==> flow/design.v <==
module JAM (
input CLK,
input RST,
output reg [2:0] W,
output reg [2:0] J,
input [6:0] Cost,
output reg [3:0] MatchCount,
output reg [9:0] MinCost,
output reg Valid );
reg [2:0] n_state;
reg [2:0] c_state;
reg [2:0] max_index;
reg [2:0] max;
reg [2:0] sortlist [0:7];
reg directions [0:7];
reg sortable;
reg [2:0] list_index;
reg [9:0] cost_sum;
reg [9:0] cost_min;
parameter IDLE          = 3'd0,
          CAL_COST      = 3'd1,
          MIN_CONFIRM   = 3'd2,
          MOVE          = 3'd3,
          FIN           = 3'd4
;
always@(posedge CLK or posedge RST) begin
    if (RST) c_state <= IDLE;
    else c_state <= n_state;
end
always@(*) begin
    case(c_state)
        IDLE : n_state = CAL_COST;
        CAL_COST : n_state = (W == 3'd7) ? MIN_CONFIRM : c_state;
        MIN_CONFIRM : n_state = MOVE;
        MOVE : n_state = (sortable == 1'b0) ? FIN : CAL_COST;
        default : n_state = c_state;
    endcase
end
always @(posedge CLK or posedge RST) begin
    if(RST) list_index <= 3'd0;
    else if(n_state == CAL_COST) list_index <= list_index + 3'd1;
    else list_index <= 3'd0;
end
always @(posedge CLK or posedge RST) begin
    if(RST)begin
        sortlist[0] <= 3'd0;
        sortlist[1] <= 3'd1;
        sortlist[2] <= 3'd2;
        sortlist[3] <= 3'd3;
        sortlist[4] <= 3'd4;
        sortlist[5] <= 3'd5;
        sortlist[6] <= 3'd6;
        sortlist[7] <= 3'd7;
    end
    else if(c_state == MOVE && sortable == 1'b1)begin
        if(directions[sortlist[max_index]] == 1'b0)begin
            sortlist[max_index] <= sortlist[max_index-1];
            sortlist[max_index-1] <= sortlist[max_index];
        end
        else if(directions[sortlist[max_index]] == 1'b1)begin
            sortlist[max_index] <= sortlist[max_index+1];
            sortlist[max_index+1] <= sortlist[max_index];
        end
    end
end
always @(posedge CLK or posedge RST) begin
    if(RST)begin
        directions[0] <= 1'b0;
        directions[1] <= 1'b0;
        directions[2] <= 1'b0;
        directions[3] <= 1'b0;
        directions[4] <= 1'b0;
        directions[5] <= 1'b0;
        directions[6] <= 1'b0;
        directions[7] <= 1'b0;
    end
    else if(c_state == MOVE && sortable == 1'b1)begin
        directions[sortlist[0]] <= (sortlist[max_index] < sortlist[0]) ? ~directions[sortlist[0]] : directions[sortlist[0]];
        directions[sortlist[1]] <= (sortlist[max_index] < sortlist[1]) ? ~directions[sortlist[1]] : directions[sortlist[1]];
        directions[sortlist[2]] <= (sortlist[max_index] < sortlist[2]) ? ~directions[sortlist[2]] : directions[sortlist[2]];
        directions[sortlist[3]] <= (sortlist[max_index] < sortlist[3]) ? ~directions[sortlist[3]] : directions[sortlist[3]];
        directions[sortlist[4]] <= (sortlist[max_index] < sortlist[4]) ? ~directions[sortlist[4]] : directions[sortlist[4]];
        directions[sortlist[5]] <= (sortlist[max_index] < sortlist[5]) ? ~directions[sortlist[5]] : directions[sortlist[5]];
        directions[sortlist[6]] <= (sortlist[max_index] < sortlist[6]) ? ~directions[sortlist[6]] : directions[sortlist[6]];
        directions[sortlist[7]] <= (sortlist[max_index] < sortlist[7]) ? ~directions[sortlist[7]] : directions[sortlist[7]];
    end
end
always @(*) begin
    begin
        max_index = 3'd0;
        max = 3'd0;
        if(max < sortlist[0] && (directions[sortlist[0]] == 1'b1 && sortlist[0] > sortlist[1]))begin
            max = sortlist[0];
            max_index = 3'd0;
        end
        if(max < sortlist[1] &&((directions[sortlist[1]] == 1'b0 && sortlist[1] > sortlist[0])||(directions[sortlist[1]] == 1'b1 && sortlist[1] > sortlist[2])))begin
            max = sortlist[1];
            max_index = 3'd1;
        end
        if(max < sortlist[2] &&((directions[sortlist[2]] == 1'b0 && sortlist[2] > sortlist[1])||(directions[sortlist[2]] == 1'b1 && sortlist[2] > sortlist[3])))begin
            max = sortlist[2];
            max_index = 3'd2;
        end
        if(max < sortlist[3] &&((directions[sortlist[3]] == 1'b0 && sortlist[3] > sortlist[2])||(directions[sortlist[3]] == 1'b1 && sortlist[3] > sortlist[4])))begin
            max = sortlist[3];
            max_index = 3'd3;
        end
        if(max < sortlist[4] &&((directions[sortlist[4]] == 1'b0 && sortlist[4] > sortlist[3])||(directions[sortlist[4]] == 1'b1 && sortlist[4] > sortlist[5])))begin
            max = sortlist[4];
            max_index = 3'd4;
        end
        if(max < sortlist[5] &&((directions[sortlist[5]] == 1'b0 && sortlist[5] > sortlist[4])||(directions[sortlist[5]] == 1'b1 && sortlist[5] > sortlist[6])))begin
            max = sortlist[5];
            max_index = 3'd5;
        end
        if(max < sortlist[6] &&((directions[sortlist[6]] == 1'b0 && sortlist[6] > sortlist[5])||(directions[sortlist[6]] == 1'b1 && sortlist[6] > sortlist[7])))begin
            max = sortlist[6];
            max_index = 3'd6;
        end
        if(max < sortlist[7] &&((directions[sortlist[7]] == 1'b0 && sortlist[7] > sortlist[6])))begin
            max = sortlist[7];
            max_index = 3'd7;
        end
    end
end
always @(*) begin
    sortable = 1'b0;
    sortable = ( directions[sortlist[0]] == 1'b1 && sortlist[0] > sortlist[1]) ? 1'b1 : sortable;
    sortable = ((directions[sortlist[1]] == 1'b0 && sortlist[1] > sortlist[0])||(directions[sortlist[1]] == 1'b1 && sortlist[1] > sortlist[2])) ? 1'b1 : sortable;
    sortable = ((directions[sortlist[2]] == 1'b0 && sortlist[2] > sortlist[1])||(directions[sortlist[2]] == 1'b1 && sortlist[2] > sortlist[3])) ? 1'b1 : sortable;
    sortable = ((directions[sortlist[3]] == 1'b0 && sortlist[3] > sortlist[2])||(directions[sortlist[3]] == 1'b1 && sortlist[3] > sortlist[4])) ? 1'b1 : sortable;
    sortable = ((directions[sortlist[4]] == 1'b0 && sortlist[4] > sortlist[3])||(directions[sortlist[4]] == 1'b1 && sortlist[4] > sortlist[5])) ? 1'b1 : sortable;
    sortable = ((directions[sortlist[5]] == 1'b0 && sortlist[5] > sortlist[4])||(directions[sortlist[5]] == 1'b1 && sortlist[5] > sortlist[6])) ? 1'b1 : sortable;
    sortable = ((directions[sortlist[6]] == 1'b0 && sortlist[6] > sortlist[5])||(directions[sortlist[6]] == 1'b1 && sortlist[6] > sortlist[7])) ? 1'b1 : sortable;
    sortable = ( directions[sortlist[7]] == 1'b0 && sortlist[7] > sortlist[6]) ? 1'b1 : sortable;
end
always @(posedge CLK or posedge RST) begin
    if(RST) W <= 3'd0;
    else if(c_state == CAL_COST) W <= list_index;
end
always @(*) begin
    J = sortlist[W];
end
always @(posedge CLK or posedge RST) begin
    if(RST) cost_sum <= 10'd0;
    else if(c_state == CAL_COST) cost_sum <= cost_sum + Cost;
    else cost_sum <= 10'd0;
end
always @(posedge CLK or posedge RST) begin
    if(RST) cost_min <= 10'd1023;
    else if(c_state == MIN_CONFIRM) cost_min <= (cost_min > cost_sum) ? cost_sum : cost_min;
end
always @(posedge CLK or posedge RST) begin
    if(RST) MinCost <= 10'd0;
    else if(c_state == FIN) MinCost <= cost_min;
end
always @(posedge CLK or posedge RST) begin
    if(RST) MatchCount <= 4'd0;
    else if(c_state == MIN_CONFIRM)begin
        if(cost_min > cost_sum) MatchCount <= 4'd1;
        else if(cost_min == cost_sum) MatchCount <= MatchCount + 4'd1;
    end
end
always @(posedge CLK or posedge RST) begin
    if(RST) Valid <= 1'b0;
    else if(c_state == FIN) Valid <= 1'b1;
end
endmodule
; Reports on JAM
; Each step is given for the RTL above and for the edited RTL.
; "before" refers to lines of the RTL above, "after" to lines of the edited file.
; "delta": "after" minus "before" as printed here. "rel_change_pct": 100 x difference / "before".
; Operators: Yosys type, input widths -> output width; for muxes data width and select width s.
; Cell names lack the library's common part.
; Not given: n/a
[design]
design = JAM
clk_port = CLK
library = sky130hd
corner = tt_025C_1v80

; The edit
; The edit as a unified diff against the file above.
; The edit is scripted: it alters the design's behaviour and was not made to optimise anything.
; begin of diff
@@ -149,5 +149,5 @@
 always @(posedge CLK or posedge RST) begin
     if(RST) cost_min <= 10'd1023;
-    else if(c_state == MIN_CONFIRM) cost_min <= (cost_min > cost_sum) ? cost_sum : cost_min;
+    else cost_min <= (cost_min > cost_sum) ? cost_sum : cost_min;
 end
 always @(posedge CLK or posedge RST) begin
; end of diff

; After elaboration
; Yosys after proc, flatten, opt, wreduce and memory -nomap, before mapping. Print and check cells are not counted. Equal cells are merged and count once.
[op_classes]
columns = item, before, after, delta, rel_change_pct
row1 = mux, 185, 185, 0, 0.00
row2 = mul, 0, 0, 0, n/a
row3 = reduce_and_logical, 79, 78, -1, -1.27
row4 = n_div, 0, 0, 0, n/a
row5 = equal, 113, 113, 0, 0.00
row6 = logic, 15, 15, 0, 0.00
row7 = n_shift, 0, 0, 0, n/a
row8 = compare, 31, 31, 0, 0.00
row9 = addsub, 5, 5, 0, 0.00
[ops]
columns = cell, before, after, delta, rel_change_pct
row1 = $reduce_and 2->1, 10, 9, -1, -10.00
row2 = $mux 1, 92, 92, 0, 0.00
row3 = $mux 3, 67, 67, 0, 0.00
row4 = $eq 3x3->1 const B, 57, 57, 0, 0.00
row5 = $eq 3x2->1 const B, 30, 30, 0, 0.00
row6 = $logic_and 1x1->1, 23, 23, 0, 0.00
row7 = $eq 3x1->1 const B, 16, 16, 0, 0.00
row8 = $logic_not 3->1, 15, 15, 0, 0.00
row9 = $lt 3x3->1, 15, 15, 0, 0.00
row10 = $not 1->1, 15, 15, 0, 0.00
row11 = $gt 3x3->1, 14, 14, 0, 0.00
row12 = $pmux 1 s8, 10, 10, 0, 0.00
row13 = $pmux 1 s7, 8, 8, 0, 0.00
row14 = $reduce_and 4->1, 8, 8, 0, 0.00
row15 = $reduce_bool 3->1, 8, 8, 0, 0.00
row16 = $reduce_bool 8->1, 8, 8, 0, 0.00
row17 = $ne 3x1->1 const B, 7, 7, 0, 0.00
row18 = $logic_or 1x1->1, 6, 6, 0, 0.00
row19 = $pmux 3 s8, 4, 4, 0, 0.00
row20 = $add 3x1->3 const B, 2, 2, 0, 0.00
row21 = $mux 4, 2, 2, 0, 0.00
row22 = $add 10x7->10, 1, 1, 0, 0.00
row23 = $add 4x1->4 const B, 1, 1, 0, 0.00
row24 = $eq 10x10->1, 1, 1, 0, 0.00
row25 = $gt 10x10->1, 1, 1, 0, 0.00
row26 = $lt 1x3->1 const A, 1, 1, 0, 0.00
row27 = $mux 10, 1, 1, 0, 0.00
row28 = $ne 2x2->1 const B, 1, 1, 0, 0.00
; Not every row of either side is listed.
[bits]
columns = item, before, after, delta, rel_change_pct
row1 = mem_bits_ro, 0, 0, 0, n/a
row2 = register_bits, 76, 76, 0, 0.00
row3 = n_memories, 0, 0, 0, n/a
row4 = clocked_rd_ports_x_width, 0, 0, 0, n/a
row5 = mem_bits_rw, 0, 0, 0, n/a
row6 = latchBits, 0, 0, 0, n/a

; Longest topological paths
; Longest topological path by Yosys (ltp), each cell counted once; first at word level (registers and memories cut), then after technology mapping (sequential cells cut; the memories' decode and read muxes count).
[logic_depth]
columns = item, before, after, delta, rel_change_pct
row1 = ltp_word, 40, 40, 0, 0.00
row2 = ABC_AREA, 0, 0, n/a, n/a
row3 = ltp_mapped, 72, 80, 8, 11.11

; Synthesis result
; Yosys stat after the flow's synthesis: flattened, memories mapped to cells. It holds for the ABC_AREA given above (unset counts as 0); a run with the other value may have another netlist.
[synth_totals]
columns = item, before, after, delta, rel_change_pct
row1 = yosys_area_um2, 9207.6, 9322.7, 115.1, 1.25
row2 = seqArea_um2, 1980.6, 1980.6, 0.0, 0.00
row3 = ffs, 78, 78, 0, 0.00
row4 = mapped_cells, 1158, 1162, 4, 0.35
[types]
columns = cell, before, after, delta, rel_change_pct
row1 = and2_1, 24, 12, -12, -50.00
row2 = buf_2, 9, 21, 12, 133.33
row3 = nor2_1, 72, 83, 11, 15.28
row4 = clkbuf_1, 50, 39, -11, -22.00
row5 = a21oi_1, 66, 56, -10, -15.15
row6 = mux2i_1, 42, 52, 10, 23.81
row7 = a222oi_1, 17, 7, -10, -58.82
row8 = nor3_1, 46, 55, 9, 19.57
row9 = mux2_2, 40, 32, -8, -20.00
row10 = a22o_1, 1, 9, 8, 800.00
row11 = inv_1, 49, 42, -7, -14.29
row12 = a21o_1, 21, 14, -7, -33.33
row13 = a31oi_1, 15, 22, 7, 46.67
row14 = or3_1, 6, 12, 6, 100.00
row15 = nand2_1, 114, 119, 5, 4.39
row16 = o221ai_1, 11, 16, 5, 45.45
row17 = clkinv_1, 4, 9, 5, 125.00
row18 = mux4_2, 0, 5, 5, n/a
; Not every row of either side is listed.

; Timing after synthesis
; Source: OpenSTA report_checks on the synthesized netlist (no wires, ideal clock, input and output delay 20% of the period each), path of least setup slack; recovery checks are left aside. Register names are those of the netlist, which keeps one name where synthesis merged equal registers.
[synth_path]
columns = item, before, after, delta, rel_change_pct
row1 = kind, reg-to-reg, reg-to-reg, n/a, n/a
row2 = start, reg sortlist[0][2], reg sortlist[0][2], n/a, n/a
row3 = end, reg directions[7], reg sortlist[0][0], n/a, n/a
row4 = delay_ns, 15.098, 14.780, -0.318, -2.11
row5 = t_first_pin_ns, 0.000, 0.000, 0.000, n/a
row6 = n_path_buf, 4, 4, 0, 0.00
row7 = clock_period_ns, 16.0, 16.0, 0.0, 0.00
row8 = arrival_ns, 15.008, 14.655, -0.353, -2.35
row9 = driving_pins, 69, 70, 1, 1.45
row10 = setup_slack_ns, 0.902, 1.220, 0.318, n/a
row11 = setup_time_ns, 0.090, 0.125, 0.035, n/a
row12 = period_less_setup_slack_ns, 15.098, 14.78, -0.318, -2.11
; "delay_ns" = arrival - input delay + setup time.
; "driving_pins" counts driving pins, that of a launching flip-flop among them; a cell with two outputs on the path counts twice.
; "period_less_setup_slack_ns" is the clock period less the worst setup slack; recovery checks do not enter. This is arithmetic on one report: input and output delays are still those of the set period (20% each).
; The rows between start and end are the longest chain of elaborated cells between them; the timing report does not say that the signal goes this way. Where chains are equally long, one stands for them.
; A line is the first line of the expression or statement that the cell stems from. Yosys adds cells for indexed reads and writes and turns some case tables into memories.
; At most two assigning lines are given for a register; there are more.
; Lines with a computed index may be missing from the assigning lines.
[synth_via_before]
cell_sequence = dfrtp_1 -> clkbuf_1 -> mux2i_1 -> o211ai_1 -> o21ai_0 -> nor2_1 -> nor2_1 -> a21oi_1 -> and3_1 -> ha_1 -> a21oi_1 -> nand3_1 -> mux2i_1 -> nand2_1 -> mux2_2 -> ha_1 -> o21a_1 -> a211oi_1 -> (+33 left out) -> nand4_1 -> a31oi_1 -> nor2b_1 -> a211oi_4 -> nor4_1 -> ha_1 -> a222oi_1 -> a31o_1 -> buf_4 -> clkinv_1 -> ha_1 -> nor3_1 -> o21ai_0 -> nand2_1 -> a311oi_1 -> a41oi_1 -> or4_1 -> o221ai_1
elab_chain_len = 39
cells_between = 106
cone_classes = compare (18); eq/ne (14); mux (50); logic (8); reduce/logical (16)
[synth_lines_before]
columns = item, line
row1 = "start, declared", 14  ; reg [2:0] sortlist [0:7];
row2 = "start, assigned", 57  ; sortlist[max_index] <= sortlist[max_index-1];
row3 = "start, assigned", 61  ; sortlist[max_index] <= sortlist[max_index+1];
row4 = $eq 3x3->1, 92  ; if(max < sortlist[0] && (directions[sortlist[0]] == 1'b1 && sortlist[0] > sortlist[1]))begin
row5 = $pmux 1 s8, 92
row6 = $logic_and 1x1->1 x2, 92
row7 = $mux 3, 92
row8 = $lt 3x3->1, 96  ; if(max < sortlist[1] &&((directions[sortlist[1]] == 1'b0 && sortlist[1] > sortlist[0])||(directions[sortlist[1 ...
row9 = $logic_and 1x1->1, 96
row10 = $mux 3, 96
row11 = (+24 left out), n/a
row12 = $mux 1, 79  ; directions[sortlist[1]] <= (sortlist[max_index] < sortlist[1]) ? ~directions[sortlist[1]] : directions[sortlis ...
row13 = $mux 1, 80  ; directions[sortlist[2]] <= (sortlist[max_index] < sortlist[2]) ? ~directions[sortlist[2]] : directions[sortlis ...
row14 = $mux 1, 81  ; directions[sortlist[3]] <= (sortlist[max_index] < sortlist[3]) ? ~directions[sortlist[3]] : directions[sortlis ...
row15 = $mux 1, 82  ; directions[sortlist[4]] <= (sortlist[max_index] < sortlist[4]) ? ~directions[sortlist[4]] : directions[sortlis ...
row16 = $mux 1, 83  ; directions[sortlist[5]] <= (sortlist[max_index] < sortlist[5]) ? ~directions[sortlist[5]] : directions[sortlis ...
row17 = $mux 1, 84  ; directions[sortlist[6]] <= (sortlist[max_index] < sortlist[6]) ? ~directions[sortlist[6]] : directions[sortlis ...
row18 = $mux 1, 85  ; directions[sortlist[7]] <= (sortlist[max_index] < sortlist[7]) ? ~directions[sortlist[7]] : directions[sortlis ...
row19 = "end, assigned", 84
row20 = "end, assigned", 85
row21 = "end, declared", 15  ; reg directions [0:7];
[synth_via_after]
cell_sequence = dfrtp_1 -> buf_2 -> clkinv_1 -> ha_1 -> a21oi_1 -> nand2_1 -> or2_2 -> nor2_1 -> ha_1 -> a21o_1 -> a21oi_1 -> o211ai_1 -> mux2_2 -> ha_1 -> a211oi_1 -> a21boi_0 -> o221ai_1 -> clkbuf_1 -> (+34 left out) -> a21oi_1 -> o211ai_1 -> nor2_1 -> a21oi_1 -> a21oi_2 -> or2_2 -> clkbuf_1 -> ha_1 -> a2111oi_0 -> a21oi_1 -> a31oi_1 -> a22o_2 -> mux4_2 -> nand2_2 -> o21ai_2 -> a22o_1 -> a221oi_4 -> mux2_2
elab_chain_len = 40
cells_between = 116
cone_classes = add/sub (2); compare (10); eq/ne (44); mux (40); reduce/logical (20)
[synth_lines_after]
columns = item, line
row1 = "start, declared", 14  ; reg [2:0] sortlist [0:7];
row2 = "start, assigned", 57  ; sortlist[max_index] <= sortlist[max_index-1];
row3 = "start, assigned", 61  ; sortlist[max_index] <= sortlist[max_index+1];
row4 = $eq 3x3->1, 92  ; if(max < sortlist[0] && (directions[sortlist[0]] == 1'b1 && sortlist[0] > sortlist[1]))begin
row5 = $pmux 1 s8, 92
row6 = $logic_and 1x1->1 x2, 92
row7 = $mux 3, 92
row8 = $lt 3x3->1, 96  ; if(max < sortlist[1] &&((directions[sortlist[1]] == 1'b0 && sortlist[1] > sortlist[0])||(directions[sortlist[1 ...
row9 = $logic_and 1x1->1, 96
row10 = $mux 3, 96
row11 = (+25 left out), n/a
row12 = $mux 3, 55  ; else if(c_state == MOVE && sortable == 1'b1)begin
row13 = $eq 3x3->1, 60  ; else if(directions[sortlist[max_index]] == 1'b1)begin
row14 = $pmux 1 s8, 60
row15 = $mux 1, 56  ; if(directions[sortlist[max_index]] == 1'b0)begin
row16 = $mux 1, 55
row17 = $mux 3, 60
row18 = $mux 3, 56
row19 = "end, assigned", 57
row20 = "end, assigned", 61
row21 = "end, declared", 14

; Worst path after layout
; Path of least setup slack in the final report of the runs of pair 1 (OpenROAD, finished layout, wires in). Where an end is a register, its clock arrival counts in the times.
[layout_path]
columns = item, before, after, delta, rel_change_pct
row1 = kind, reg-to-reg, reg-to-reg, n/a, n/a
row2 = start, reg sortlist[0][2], reg sortlist[1][1], n/a, n/a
row3 = end, reg directions[7], reg sortlist[0][1], n/a, n/a
row4 = driving_pins, 66, 70, 4, 6.06
row5 = arrival_ns, 15.35, 15.51, 0.16, 1.04
row6 = setup_slack_ns, 0.91, 0.73, -0.18, n/a
row7 = t_first_pin_ns, 0.34, 0.35, 0.01, 2.94
row8 = setup_time_ns, 0.08, 0.12, 0.04, n/a
row9 = n_path_buf, 4, 3, -1, -25.00
row10 = clock_period_ns, 16.0, 16.0, 0.0, 0.00
; The rows between start and end are the longest chain of elaborated cells between them; the timing report does not say that the signal goes this way. Where chains are equally long, one stands for them.
; At most two assigning lines are given for a register; there are more.
; Lines with a computed index may be missing from the assigning lines.
[layout_via_before]
cell_sequence = dfrtp_4 -> inv_1 -> ha_1 -> a21oi_1 -> and2_1 -> and3_1 -> ha_1 -> a21oi_2 -> nand3_1 -> mux2i_2 -> nand2_2 -> mux2_2 -> ha_1 -> o21a_1 -> a211oi_2 -> a21oi_1 -> o21ai_1 -> ha_1 -> (+30 left out) -> nor2b_1 -> a211oi_4 -> nor4_1 -> buf_4 -> ha_1 -> a222oi_1 -> a31o_2 -> clkinvlp_4 -> buf_4 -> ha_1 -> nor3_1 -> o21ai_0 -> nand2_1 -> a311oi_1 -> buf_4 -> a41oi_1 -> or4_1 -> o221ai_1
elab_chain_len = 39
cells_between = 106
cone_classes = compare (18); eq/ne (14); mux (50); logic (8); reduce/logical (16)
[layout_lines_before]
columns = item, line
row1 = "start, declared", 14  ; reg [2:0] sortlist [0:7];
row2 = "start, assigned", 57  ; sortlist[max_index] <= sortlist[max_index-1];
row3 = "start, assigned", 61  ; sortlist[max_index] <= sortlist[max_index+1];
row4 = $eq 3x3->1, 92  ; if(max < sortlist[0] && (directions[sortlist[0]] == 1'b1 && sortlist[0] > sortlist[1]))begin
row5 = $pmux 1 s8, 92
row6 = $logic_and 1x1->1 x2, 92
row7 = $mux 3, 92
row8 = $lt 3x3->1, 96  ; if(max < sortlist[1] &&((directions[sortlist[1]] == 1'b0 && sortlist[1] > sortlist[0])||(directions[sortlist[1 ...
row9 = $logic_and 1x1->1, 96
row10 = $mux 3, 96
row11 = (+24 left out), n/a
row12 = $mux 1, 79  ; directions[sortlist[1]] <= (sortlist[max_index] < sortlist[1]) ? ~directions[sortlist[1]] : directions[sortlis ...
row13 = $mux 1, 80  ; directions[sortlist[2]] <= (sortlist[max_index] < sortlist[2]) ? ~directions[sortlist[2]] : directions[sortlis ...
row14 = $mux 1, 81  ; directions[sortlist[3]] <= (sortlist[max_index] < sortlist[3]) ? ~directions[sortlist[3]] : directions[sortlis ...
row15 = $mux 1, 82  ; directions[sortlist[4]] <= (sortlist[max_index] < sortlist[4]) ? ~directions[sortlist[4]] : directions[sortlis ...
row16 = $mux 1, 83  ; directions[sortlist[5]] <= (sortlist[max_index] < sortlist[5]) ? ~directions[sortlist[5]] : directions[sortlis ...
row17 = $mux 1, 84  ; directions[sortlist[6]] <= (sortlist[max_index] < sortlist[6]) ? ~directions[sortlist[6]] : directions[sortlis ...
row18 = $mux 1, 85  ; directions[sortlist[7]] <= (sortlist[max_index] < sortlist[7]) ? ~directions[sortlist[7]] : directions[sortlis ...
row19 = "end, assigned", 84
row20 = "end, assigned", 85
row21 = "end, declared", 15  ; reg directions [0:7];
[layout_via_after]
cell_sequence = dfrtp_1 -> ha_1 -> nand3b_1 -> nand2_1 -> or2_2 -> nor2_1 -> ha_1 -> a21o_1 -> a21oi_1 -> o211ai_1 -> mux2_2 -> ha_1 -> a211oi_2 -> a21boi_0 -> o221ai_1 -> mux2_2 -> ha_1 -> a211o_1 -> (+34 left out) -> o221ai_1 -> o41a_1 -> o21ai_1 -> buf_4 -> nand2_1 -> inv_1 -> ha_2 -> a2111oi_2 -> a21oi_1 -> a31oi_2 -> buf_4 -> a22oi_2 -> nor4_2 -> a21o_1 -> o21ai_4 -> a22o_1 -> a221oi_4 -> mux2_2
elab_chain_len = 39
cells_between = 121
cone_classes = add/sub (2); compare (11); eq/ne (44); mux (40); logic (1); reduce/logical (23)
[layout_lines_after]
columns = item, line
row1 = "start, declared", 14  ; reg [2:0] sortlist [0:7];
row2 = "start, assigned", 57  ; sortlist[max_index] <= sortlist[max_index-1];
row3 = "start, assigned", 61  ; sortlist[max_index] <= sortlist[max_index+1];
row4 = $gt 3x3->1, 92  ; if(max < sortlist[0] && (directions[sortlist[0]] == 1'b1 && sortlist[0] > sortlist[1]))begin
row5 = $logic_and 1x1->1 x2, 92
row6 = $mux 3, 92
row7 = $lt 3x3->1, 96  ; if(max < sortlist[1] &&((directions[sortlist[1]] == 1'b0 && sortlist[1] > sortlist[0])||(directions[sortlist[1 ...
row8 = $logic_and 1x1->1, 96
row9 = $mux 3, 96
row10 = $lt 3x3->1, 100  ; if(max < sortlist[2] &&((directions[sortlist[2]] == 1'b0 && sortlist[2] > sortlist[1])||(directions[sortlist[2 ...
row11 = (+24 left out), n/a
row12 = $mux 3, 55  ; else if(c_state == MOVE && sortable == 1'b1)begin
row13 = $eq 3x3->1, 60  ; else if(directions[sortlist[max_index]] == 1'b1)begin
row14 = $pmux 1 s8, 60
row15 = $mux 1, 56  ; if(directions[sortlist[max_index]] == 1'b0)begin
row16 = $mux 1, 55
row17 = $mux 3, 60
row18 = $mux 3, 56
row19 = "end, assigned", 57
row20 = "end, assigned", 61
row21 = "end, declared", 14

; Layout results
; Runs of the flow (Yosys, OpenROAD) on both versions; the two runs of a pair have the same settings. The constraints put input and output delay at 20% of the set period each and load the outputs with 0.01 pF.
[settings_pair_1]
CORE_UTILIZATION = 40
period_ns = 16.0
CAP_MARGIN = 20
CORE_MARGIN = 2
SLEW_MARGIN = 20
[results_pair_1]
columns = item, before, after, delta, rel_change_pct
row1 = design_die_area_um2, 24248.7, 24543.9, 295.2, 1.22
row2 = timing.hold.ws_ns, 0.449, 0.458, 0.009, n/a
row3 = post_route_stdcell_area_um2, 10324.9, 10769.1, 444.2, 4.30
row4 = final_power_uw, 634.8, 758, 123.2, 19.41
row5 = synth_chip_area_um2, 9207.6, 9322.7, 115.1, 1.25
row6 = fin_ws_ns, 0.906, 0.732, -0.174, n/a
row7 = achieved_clock_period_ns, 15.094, 15.268, 0.174, 1.15
row8 = finish.utilization_pct, 45.6, 47.3, 1.7, n/a
[settings_pair_2]
CORE_ASPECT_RATIO = 0.89
CORE_MARGIN = 3
CORE_UTILIZATION = 24
CTS_CLUSTER_DIAMETER = 186
CTS_CLUSTER_SIZE = 10
GPL_ROUTABILITY_DRIVEN = 0
GPL_TIMING_DRIVEN = 1
PLACE_DENSITY = 0.49
SETUP_SLACK_MARGIN = -0.57
period_ns = 22.6
CAP_MARGIN = 20
SLEW_MARGIN = 20
[results_pair_2]
columns = item, before, after, delta, rel_change_pct
row1 = design_die_area_um2, 40755.5, 41249.7, 494.2, 1.21
row2 = timing.hold.ws_ns, 0.457, 0.462, 0.005, n/a
row3 = post_route_stdcell_area_um2, 10298.6, 10425.0, 126.4, 1.23
row4 = final_power_uw, 451.9, 551.8, 99.9, 22.11
row5 = synth_chip_area_um2, 9207.6, 9322.7, 115.1, 1.25
row6 = fin_ws_ns, 4.530, 4.077, -0.453, n/a
row7 = achieved_clock_period_ns, 18.070, 18.523, 0.453, 2.51
row8 = finish.utilization_pct, 27.3, 27.5, 0.2, n/a
; "achieved_clock_period_ns" means the clock period less the worst setup slack. The figure is calculated, with input and output delays left at 20% of the set period.
; "final_power_uw" rests on the timing tool's default activity at the inputs, not on a simulated workload.
